==> flow/design.v <==
module RandomNumberGenerator(clk, rst, load, key_x, seed_r, seed_g, seed_b, Rout, Gout, Bout, Key_ready);
    input wire clk;
    input wire rst;
    input wire load;                  
    input wire [15:0] key_x;          
    input wire [15:0] seed_r;         
    input wire [15:0] seed_g;
    input wire [15:0] seed_b;
    output reg [7:0] Rout;
    output reg [7:0] Gout;
    output reg [7:0] Bout;
    output reg Key_ready;
    wire Rout_bit;
    wire Gout_bit;
    wire Bout_bit;
    reg[15:0] Rlfsr;
    reg[15:0] Glfsr;
    reg[15:0] Blfsr;
    reg [2:0] bit_count;
    wire Rfeedback_lfsr;
    wire Gfeedback_lfsr;
    wire Bfeedback_lfsr;
    wire Rout_lfsr;
    wire Gout_lfsr;
    wire Bout_lfsr;
    reg signed [15:0] x; 
    reg signed [31:0] x_square; 
    reg signed [31:0] x_mult;  
    reg signed [15:0] x_next;
    wire out_chaotic;
    assign Rfeedback_lfsr = Rlfsr[15] ^ Rlfsr[13] ^ Rlfsr[12] ^ Rlfsr[10]; 
    assign Gfeedback_lfsr = Glfsr[15] ^ Glfsr[13] ^ Glfsr[12] ^ Glfsr[10]; 
    assign Bfeedback_lfsr = Blfsr[15] ^ Blfsr[13] ^ Blfsr[12] ^ Blfsr[10]; 
    assign Rout_lfsr = Rlfsr[15];
    assign Gout_lfsr = Glfsr[15];
    assign Bout_lfsr = Blfsr[15];
    assign out_chaotic = x_next[15];
    assign Rout_bit = Rout_lfsr ^ out_chaotic;
    assign Gout_bit = Gout_lfsr ^ out_chaotic;
    assign Bout_bit = Bout_lfsr ^ out_chaotic;
    always @(posedge clk or posedge rst) begin
        if (rst) begin
            Rlfsr <= 16'b0000000000000001;
            Glfsr <= 16'b0000000000000010;
            Blfsr <= 16'b0000000000000011;
            x <= 16'sh7EF0;                          
            Rout <= 8'b0;
            Gout <= 8'b0;
            Bout <= 8'b0;
            Key_ready <= 0;
            bit_count <=0;
            x_square <= 0;
            x_next <= 0;
            x_mult <= 0;
        end
        else if (load) begin
            Rlfsr <= seed_r;
            Glfsr <= seed_g;
            Blfsr <= seed_b;
            x <= key_x;
            Rout <= 8'b0;
            Gout <= 8'b0;
            Bout <= 8'b0;
            Key_ready <= 0;
            bit_count <=0;
            x_square <= 0;
            x_next <= 0;
            x_mult <= 0;
        end
        else begin
            Rlfsr <= {Rlfsr[14:0], Rfeedback_lfsr};
            Glfsr <= {Glfsr[14:0], Gfeedback_lfsr};
            Blfsr <= {Blfsr[14:0], Bfeedback_lfsr};
            Rout <= {Rout[6:0], Rout_bit};
            Gout <= {Gout[6:0], Gout_bit};
            Bout <= {Bout[6:0], Bout_bit};
            if (bit_count == 3'd7) begin
                Key_ready <= 1;   
                bit_count <= 0;
            end 
            else begin
                Key_ready <= 0;
                bit_count <= bit_count + 1;
            end
            x_square <= x * x;                        
            x_mult <= x_square <<< 1;                 
            x_next <= 16'sh7FFF - x_mult[30:15];      
            x <= x_next;
        end
    end
endmodule
## Step by step through the tools: RandomNumberGenerator

The steps from the RTL of RandomNumberGenerator to its reports follow in flow order.
Lines are those of the file above, counted from 1.
Operators: Yosys type, input widths -> output width; for muxes data width and select width s.
Cell names lack the library's common part.
Not given: -

- Top module: RandomNumberGenerator
- Clock: clk
- Standard-cell library: sky130hd
- Timing corner: tt_025C_1v80

## Elaborated design

Counts by Yosys on the flattened word-level netlist (proc, flatten, opt, wreduce; memories kept). Register bits leave out memories and registers merged into their read ports (data or address); mux counts leave out enables and synchronous resets folded into registers. Print and check cells are left out. Cells with the same type and inputs are merged into one.

- Word-level cells: 42
- Flip-flop bits (word level): 169

- $add $sub $neg: 2
- $mul: 1
- Bitwise logic cells: 12
- Multiplexer cells: 14
- Equal/unequal tests: 1

Operators by type and width:

| cell | count |
|---|---|
| $mul 16x16->30 | 1 |
| $mux 16 | 5 |
| $mux 31 | 1 |
| $mux 30 | 1 |
| $mux 8 | 3 |
| $sub 15x16->16 const A | 1 |
| $xor 1x1->1 | 12 |
| $mux 3 | 2 |
| $add 3x1->3 const B | 1 |
| $eq 3x3->1 const B | 1 |
| $mux 1 | 2 |

## Longest topological paths

Longest topological path by Yosys (ltp), each cell counted once; first at word level (registers and memories cut), then after technology mapping (sequential cells cut; the memories' decode and read muxes count).

- Depth after elaboration: 4
- ABC_AREA: 0
- Gate-level depth with buffers: 24

## Mapped cells and area

The flow's flattened synthesis, as Yosys stat reports it; memories are mapped. The netlist is that of the ABC_AREA named above (0 if unset); the other value can give another one.
The area totals of this step are shown rounded.

Cells by type:

| cell | count | total area (um2) |
|---|---|---|
| fa_1 | 223 | 4.46E+03 |
| dfrtp_1 | 126 | 3.15E+03 |
| inv_1 | 313 | 1.17E+03 |
| ha_1 | 85 | 1063.52 |
| mux2_2 | 64 | 720.691 |
| dfstp_2 | 14 | 367.853 |
| xnor2_1 | 34 | 297.786 |
| nand2_1 | 79 | 296.534 |
| nor2b_1 | 45 | 281.52 |
| nor2_1 | 66 | 247.738 |
| and2_1 | 36 | 225.216 |
| clkbuf_1 | 30 | 112.608 |
| a21oi_1 | 14 | 70.067 |
| nor3_1 | 12 | 60.058 |
| o21ai_0 | 12 | 60.058 |
| a21o_1 | 7 | 52.55 |
| xor2_1 | 6 | 52.55 |
| nand2b_1 | 6 | 37.536 |

Not listed: further types 25, cells in them 45.

- Area of sequential cells: 3521 um2
- Buffer cells: 37
- Flip-flop cells: 140
- Cell area after synthesis: 13080 um2
- Standard cells after synthesis: 1217

## Path before layout

Path of least setup slack by OpenSTA after synthesis, without wires, with an ideal clock, recovery checks aside; 20% of the period is set as input and as output delay. Where synthesis merged equal registers, the netlist keeps one of their names.

- Path type: register -> register
- Start: register x[15]
- End: register x_square[28]
- Arrival time: 5956 ps
- Data required time: 9872 ps
- Library setup time: 128 ps
- Stages: 19
- Time at the first pin: 0 ps
- Delay of the path: 6084 ps
- Slack: 3917 ps
- Period: 10000 ps
- Period reached after synthesis: 6083 ps

"delay of the path" is the arrival time less input delay plus setup time.
"stages" counts driving pins, that of a launching flip-flop among them; a cell with two outputs on the path counts twice.
"period reached after synthesis" is the clock period less the worst setup slack; recovery checks do not enter. This is arithmetic on one report: input and output delays are still those of the set period (20% each).
The rows between start and end are the longest chain of elaborated cells between them; the timing report does not say that the signal goes this way. Where chains are equally long, one stands for them.
A line is the first line of the expression or statement that the cell stems from. Yosys adds cells for indexed reads and writes and turns some case tables into memories.
A register here has more assigning lines than the two given.

- Cell sequence: dfrtp_1 inv_1 buf_1 nor2_1 fa_1 inv_1 fa_1 inv_1 fa_1 fa_1 fa_1 fa_1 ha_1 and3_1 a22o_1 a21oi_2 a211oi_4 o41ai_2 mux2_1
- Cells in the longest elaborated chain: 2
- Elaborated cells on any way between the ends: 2
- RTL lines with such cells: 2
- Those cells by class: 1 x mul; 1 x mux

Ends and longest elaborated chain, after synthesis:

| what | RTL line | RTL |
|---|---|---|
| start, declared | 26 | `reg signed [15:0] x;` |
| start, assigned | 60 | `x <= key_x;` |
| start, assigned | 88 | `x <= x_next;` |
| $mul 16x16->30 | 85 | `x_square <= x * x;` |
| $mux 30 | 56 | `else if (load) begin` |
| end, assigned | 52 | `x_square <= 0;` |
| end, assigned | 85 |  |

## Timing after layout

Path of least setup slack in the final report of run 1 (OpenROAD, finished layout, wires in). Where an end is a register, its clock arrival counts in the times.
The path's times are printed in steps of 10 ps; the period is the one set.

- Path type: register -> register
- Start: register x[13]
- End: register x_square[28]
- Library setup time: 120 ps
- Stages: 21
- Data required time: 5690 ps
- Slack: -410 ps
- Period: 5390 ps
- Arrival time: 6100 ps
- Time at the first pin: 420 ps

The rows between start and end are the longest chain of elaborated cells between them; the timing report does not say that the signal goes this way. Where chains are equally long, one stands for them.
A register here has more assigning lines than the two given.

- Cell sequence: dfstp_2 buf_12 nand2_1 buf_4 fa_1 inv_1 fa_1 fa_1 fa_2 fa_1 inv_1 fa_1 inv_1 ha_1 nand4_1 nor2_2 a22o_1 a21oi_4 a211oi_4 o41ai_2 mux2_1
- Cells in the longest elaborated chain: 2
- Elaborated cells on any way between the ends: 2
- RTL lines with such cells: 2
- Those cells by class: 1 x mul; 1 x mux

Ends and longest elaborated chain, after layout:

| what | RTL line | RTL |
|---|---|---|
| start, declared | 26 | `reg signed [15:0] x;` |
| start, assigned | 60 | `x <= key_x;` |
| start, assigned | 88 | `x <= x_next;` |
| $mul 16x16->30 | 85 | `x_square <= x * x;` |
| $mux 30 | 56 | `else if (load) begin` |
| end, assigned | 52 | `x_square <= 0;` |
| end, assigned | 85 |  |

Settings and measured results of 2 stored flow runs for module RandomNumberGenerator (sky130hd), not sorted in any way. The constraints put input and output delay at 20% of the set period each and load the outputs with 0.01 pF.
"clock period reached" = clock period - worst setup slack. The figure is calculated, with input and output delays left at 20% of the set period.
Values from the reports are rounded here.

### Run 1

==> flow/run.sh <==
#!/bin/bash
# the make line also repeats the synthesis and layout settings of config.mk as NAME=value (left out here)
make -C /OpenROAD-flow-scripts/flow DESIGN_CONFIG=/design/flow/config.mk WORK_HOME=/design/flow/orfs CLKGATE_MAP_FILE= finish
==> flow/config.mk <==
export PLATFORM = sky130hd
export DESIGN_NAME = RandomNumberGenerator
export DESIGN_NICKNAME = RandomNumberGenerator
export VERILOG_FILES = /design/flow/design.v
export SDC_FILE = /design/flow/constraint.sdc
export NUM_CORES = 4
export LEC_CHECK = 0
export CAP_MARGIN = 20
export CORE_MARGIN = 2
export CORE_UTILIZATION = 40
export SLEW_MARGIN = 20
==> flow/constraint.sdc <==
create_clock -name core_clock -period 5.39 [get_ports {clk}]
set_input_delay 1.0780 -clock core_clock [delete_from_list [all_inputs] [get_ports {clk}]]
set_output_delay 1.0780 -clock core_clock [all_outputs]
set_load 0.01 [all_outputs]

Results of run 1:
- Clock period reached: 5799 ps
- Final setup TNS: -3546 ps
- Lowest setup slack: -409 ps
- Utilization after routing: 53.4 %
- Chip area after synthesis (Yosys): 13080 um2
- Worst hold slack in the final report: 381 ps
- Die area: 34150 um2

### Run 2

==> flow/run.sh <==
#!/bin/bash
# the make line also repeats the synthesis and layout settings of config.mk as NAME=value (left out here)
make -C /OpenROAD-flow-scripts/flow DESIGN_CONFIG=/design/flow/config.mk WORK_HOME=/design/flow/orfs CLKGATE_MAP_FILE= finish
==> flow/config.mk <==
export PLATFORM = sky130hd
export DESIGN_NAME = RandomNumberGenerator
export DESIGN_NICKNAME = RandomNumberGenerator
export VERILOG_FILES = /design/flow/design.v
export SDC_FILE = /design/flow/constraint.sdc
export NUM_CORES = 4
export LEC_CHECK = 0
export ABC_AREA = 0
export CAP_MARGIN = 20
export CELL_PAD_IN_SITES_GLOBAL_PLACEMENT = 1
export CORE_MARGIN = 2
export CORE_UTILIZATION = 40
export CTS_CLUSTER_SIZE = 56
export GPL_TIMING_DRIVEN = 0
export HOLD_SLACK_MARGIN = 0.27
export MAX_ROUTING_LAYER = met4
export SETUP_SLACK_MARGIN = 0.34
export SLEW_MARGIN = 20
export TNS_END_PERCENT = 90
==> flow/constraint.sdc <==
create_clock -name core_clock -period 10.0 [get_ports {clk}]
set_input_delay 2.0000 -clock core_clock [delete_from_list [all_inputs] [get_ports {clk}]]
set_output_delay 2.0000 -clock core_clock [all_outputs]
set_load 0.01 [all_outputs]

Results of run 2:
- Clock period reached: 7616 ps
- Final setup TNS: 0 ps
- Lowest setup slack: 2384 ps
- Utilization after routing: 46.9 %
- Chip area after synthesis (Yosys): 13080 um2
- Worst hold slack in the final report: 383 ps
- Die area: 34150 um2
